==> flow/design.v <==
`timescale 1ns/100ps
module mult(
	input 			clk,				
	input 			rst_n,				
	input 			pipe_flush,				
	input 	[63:0] 	a,				
	input 	[63:0] 	b,				
	output 	[63:0] 	result				
);
	wire [63:0] result_tmp;
	reg [63:0] pipe_reg_0;
	reg [63:0] pipe_reg_1;
	assign result_tmp = a*b;
	assign result = pipe_reg_1;
	always@(posedge clk or negedge rst_n) begin
		if(~rst_n) begin
			pipe_reg_0 <= 0;
			pipe_reg_1 <= 0;
		end
		else if(pipe_flush) begin
			pipe_reg_0 <= 0;
			pipe_reg_1 <= 0;
		end
		else begin
			pipe_reg_0 <= result_tmp;
			pipe_reg_1 <= pipe_reg_0;
		end
	end
endmodule  
`timescale 1ns/100ps
module mult_top(
	input 							clk, 
	input							rst_n,
	input							pipe_flush,
	input 			[32-1:0] 	mcand,
	input 			[32-1:0] 	mplier,
	input 			[4:0]	 		func,
	output logic 	[32-1:0] 	result
);
	localparam [4:0] ALU_ADD    = 5'h00;
	localparam [4:0] ALU_MUL    = 5'h0a;
	localparam [4:0] ALU_MULH   = 5'h0b;
	localparam [4:0] ALU_MULHSU = 5'h0c;
	localparam [4:0] ALU_MULHU  = 5'h0d;
	logic [32-1:0] mcand_in, mplier_in;
    logic signed [32-1:0] signed_mcand_in, signed_mplier_in;
    logic [2*32-1:0] product_out;
	logic signed [2*32-1:0] signed_product_out;
	logic [4:0] func_d0;
	logic [4:0] func_d1;
	assign mcand_in = mcand;
    assign mplier_in = mplier;
    assign signed_mcand_in = mcand;
    assign signed_mplier_in = mplier;
	always@(posedge clk or negedge rst_n) begin 
		if(~rst_n)begin 
			func_d0 <= ALU_ADD;
			func_d1 <= ALU_ADD;
		end
		else if(pipe_flush)begin
			func_d0 <= ALU_ADD;
			func_d1 <= ALU_ADD;
		end
		else begin
			func_d0 <= func;
			func_d1 <= func_d0;
		end
	end
    always_comb begin
        case(func_d1)
            ALU_MUL:	begin
            	result = signed_product_out[32-1:0];
            end    
            ALU_MULH:	begin
            	result = signed_product_out[2*32-1:32];
            end   
            ALU_MULHSU:	begin
            	result = product_out[2*32-1:32];
            end
            ALU_MULHU:	begin
            	result = product_out[2*32-1:32];
            end  
            default:	begin
            	result = 32'hfacebeec;   
            end    
        endcase
    end
	mult u_mult_signed(
		.clk(clk),
		.rst_n(rst_n),
		.pipe_flush(pipe_flush),
		.a({{32{signed_mcand_in[31]}},signed_mcand_in}),
		.b({{32{signed_mplier_in[31]}},signed_mplier_in}),
		.result(signed_product_out)
	);
	mult u_mult_unsigned(
		.clk(clk),
		.rst_n(rst_n),
		.pipe_flush(pipe_flush),
		.a({{32{mcand_in[31] & (func == ALU_MULHSU)}},mcand_in}),
		.b({32'b0,mplier_in}),
		.result(product_out)
	);
endmodule
# == From RTL to reports: mult_top ==
# The steps from the RTL of mult_top to its reports follow in flow order.
# Lines are those of the file above, counted from 1.
# Operators: Yosys type, input widths -> output width; for muxes data width and select width s.
# Cell names lack the library's common part.
# The mark - stands for no value.
# inputs
top_module,mult_top
clk_port,clk
lib,sky130hd
lib_corner,tt_025C_1v80

# == Word level ==
# Counts by Yosys on the flattened word-level netlist (proc, flatten, opt, wreduce; memories kept). Register bits leave out memories and registers merged into their read ports (data or address); mux counts leave out enables and synchronous resets folded into registers. Print and check cells are left out. Cells with the same type and inputs are merged into one.
# word_totals
register_bits,266
input_bits,72
out_inout_bits,32
# op_classes
mul,2
n_eq,5
mux,7
bitwise,1
reduce_and_logical,1
# op_table
op,count
$mul 33x33->64,1
$mul 32x32->64,1
$mux 64,4
$pmux 32 s3,1
$eq 5x4->1 const B,5
$mux 5,2
$reduce_or 2->1,1
$and 1x1->1,1

# == Longest topological paths ==
# Depth = most cells in a row (Yosys ltp): at word level without a register or memory, in the mapped netlist without a sequential cell, where the memories' decode and read muxes count.
# depth
ltp_word,4
abc_area,0
depth_mapped,30

# == Netlist ==
# The flow's flattened synthesis, as Yosys stat reports it; memories are mapped. The netlist is that of the ABC_AREA named above (0 if unset); the other value can give another one.
# by_type
cell_type,count,type_area_um2
fa_1,2153,4.31E+04
inv_1,2399,9E+03
dfrtp_1,202,5.05E+03
ha_1,380,4754.56
and2_1,471,2.95E+03
nand2_1,695,2.61E+03
nor2b_1,159,994.704
clkbuf_1,254,953.414
xnor2_1,97,849.565
a21oi_1,117,585.562
a21o_1,66,495.475
nor2_1,126,472.954
o21ai_0,75,375.36
mux2i_1,32,320.307
xor2_1,35,306.544
o211ai_1,30,225.216
nand3_1,35,175.168
o21bai_1,17,127.622
# Other cell types: 58; their cells: 243.
# mapped
cells,7586
yosys_area_um2,75218.4
seqArea_um2,5054.8
ff_cells,202
# The figures by module come from a second, unflattened synthesis with its own total; it is not the netlist above.
# unflattened
hier_cells,14939
hier_area_um2,135816.5
# Each row is one instance without its submodules.
# modules
mod,n_inst,n_cells,mod_area_um2,mod_seq_area_um2
mult,2,7419,67383.4,3203.1
mult_top,1,101,1049.8,250.2

# == Worst setup path after synthesis ==
# Source: OpenSTA report_checks on the synthesized netlist (no wires, ideal clock, input and output delay 20% of the period each), path of least setup slack; recovery checks are left aside. Register names are those of the netlist, which keeps one name where synthesis merged equal registers.
# synth_timing
path_type,in2reg
start,input port func[0]
end,register u_mult_unsigned.pipe_reg_0[58]
clock_period_ps,13000
setup_ps,128
arrival_time_ps,10604
slack_ps,2268
path_delay_ps,8132
stages,26
n_path_buf,1
period_less_setup_slack_ps,10732
# "path_delay_ps" is the arrival time less input delay plus setup time.
# "stages" counts driving pins, that of a launching flip-flop among them; a cell with two outputs on the path counts twice.
# "period_less_setup_slack_ps" is the clock period less the worst setup slack; recovery checks do not enter. This is arithmetic on one report: input and output delays are still those of the set period (20% each).
# The rows between start and end are the longest chain of elaborated cells between them; the timing report does not say that the signal goes this way. Where chains are equally long, one stands for them.
# A line is the first line of the expression or statement that the cell stems from. Yosys adds cells for indexed reads and writes and turns some case tables into memories.
# At most two assigning lines are given for a register; there are more.
# synth_via
cell_sequence,nand4b_1 -> nor3_1 -> clkbuf_1 -> nand2_1 -> fa_1 -> inv_1 -> fa_1 -> inv_1 -> fa_1 -> fa_1 -> inv_1 -> fa_1 -> fa_1 -> fa_1 -> fa_1 -> ha_1 -> a21oi_1 -> o21ai_0 -> a221oi_1 -> o211ai_1 -> a2111oi_2 -> or3_4 -> a21oi_2 -> or2_4 -> a31oi_4 -> mux2_1
elab_chain_len,4
# synth_rtl
element,line,text
start: declaration,37,"input [4:0] func,"
$eq 5x4->1,100,".a({{32{mcand_in[31] & (func == ALU_MULHSU)}},mcand_in}),"
$and 1x1->1,100,
$mul 33x33->64,13,assign result_tmp = a*b;
$mux 64,20,else if(pipe_flush) begin
end: assignment,21,pipe_reg_0 <= 0;
end: assignment,25,pipe_reg_0 <= result_tmp;
end: declaration,11,reg [63:0] pipe_reg_0;

# == Timing after layout ==
# Path of least setup slack in the final report of flow run A (OpenROAD, finished layout, wires in). Where an end is a register, its clock arrival counts in the times.
# The report prints the path's times to 10 ps; the period is as set.
# layout_timing
path_type,in2reg
start,input port func[0]
end,register u_mult_unsigned.pipe_reg_0[61]
clock_period_ps,12200
setup_ps,130
arrival_time_ps,10320
slack_ps,2260
stages,30
n_path_buf,4
# The rows between start and end are the longest chain of elaborated cells between them; the timing report does not say that the signal goes this way. Where chains are equally long, one stands for them.
# At most two assigning lines are given for a register; there are more.
# layout_via
cell_sequence,buf_6 -> nand4b_1 -> nor3_4 -> buf_12 -> buf_12 -> nand2_8 -> fa_1 -> inv_2 -> fa_1 -> inv_2 -> fa_2 -> fa_1 -> inv_2 -> fa_1 -> fa_1 -> fa_2 -> inv_2 -> fa_1 -> inv_2 -> ha_4 -> nand2_2 -> or3_4 -> and4bb_4 -> a2111oi_4 -> buf_4 -> or3_4 -> a21o_1 -> a2111o_1 -> a21boi_2 -> nor3b_2
elab_chain_len,4
# layout_rtl
element,line,text
start: declaration,37,"input [4:0] func,"
$eq 5x4->1,100,".a({{32{mcand_in[31] & (func == ALU_MULHSU)}},mcand_in}),"
$and 1x1->1,100,
$mul 33x33->64,13,assign result_tmp = a*b;
$mux 64,20,else if(pipe_flush) begin
end: assignment,21,pipe_reg_0 <= 0;
end: assignment,25,pipe_reg_0 <= result_tmp;
end: declaration,11,reg [63:0] pipe_reg_0;

# 3 stored runs of mult_top in the flow (synthesis by Yosys, layout by OpenROAD, sky130hd cells), in arbitrary order. Constraints: input delay and output delay 20% of the set period each, output load 0.01 pF.
# By "timing.achieved_period_ps" is meant the clock period of the run minus its worst setup slack. This is arithmetic on one report: input and output delays are still those of the set period (20% each).
# By "worstPathTime_ps" is meant the share of the clock period that the worst setup path is allowed (20% is reserved at inputs, 20% at outputs), minus its slack. Clock arrival times at its registers enter into it.
# "worstPathTime_ps" is known to 10 ps.
# Settings: - = not set for that run.
# Results: - = not shown.
name,flow run A,flow run B,flow run C
CORE_UTILIZATION,40,40,40
SETUP_SLACK_MARGIN,2.2,-,-
period_ns,12.2,13.0,13.0
CAP_MARGIN,20,20,20
CORE_MARGIN,2,2,10
SLEW_MARGIN,20,20,5
ABC_AREA,-,-,1
CELL_PAD_IN_SITES_DETAIL_PLACEMENT,-,-,2
CTS_CLUSTER_DIAMETER,-,-,125
CTS_CLUSTER_SIZE,-,-,57
GPL_ROUTABILITY_DRIVEN,-,-,0
HOLD_SLACK_MARGIN,-,-,0.01
MAX_ROUTING_LAYER,-,-,met4
MIN_ROUTING_LAYER,-,-,met2
TNS_END_PERCENT,-,-,10
util_frac,0.441,0.427,-
layout_stdcell_area_um2,82698.1,79932.9,-
worstPathTime_ps,7500,9590,-
worst_setup_path_type,in2reg,in2reg,-
final_setup_tns_ps,0,0,-
die_area_um2,191529.0,191529.0,-
fin_hold_ws_ps,458,452,-
yosys_chip_area_um2,75218.4,75218.4,-
setup_worst_slack_ps,2257,811,-
timing.achieved_period_ps,9943,12189,-
# Flow run C: unfinished; error GRT-0116 in routing
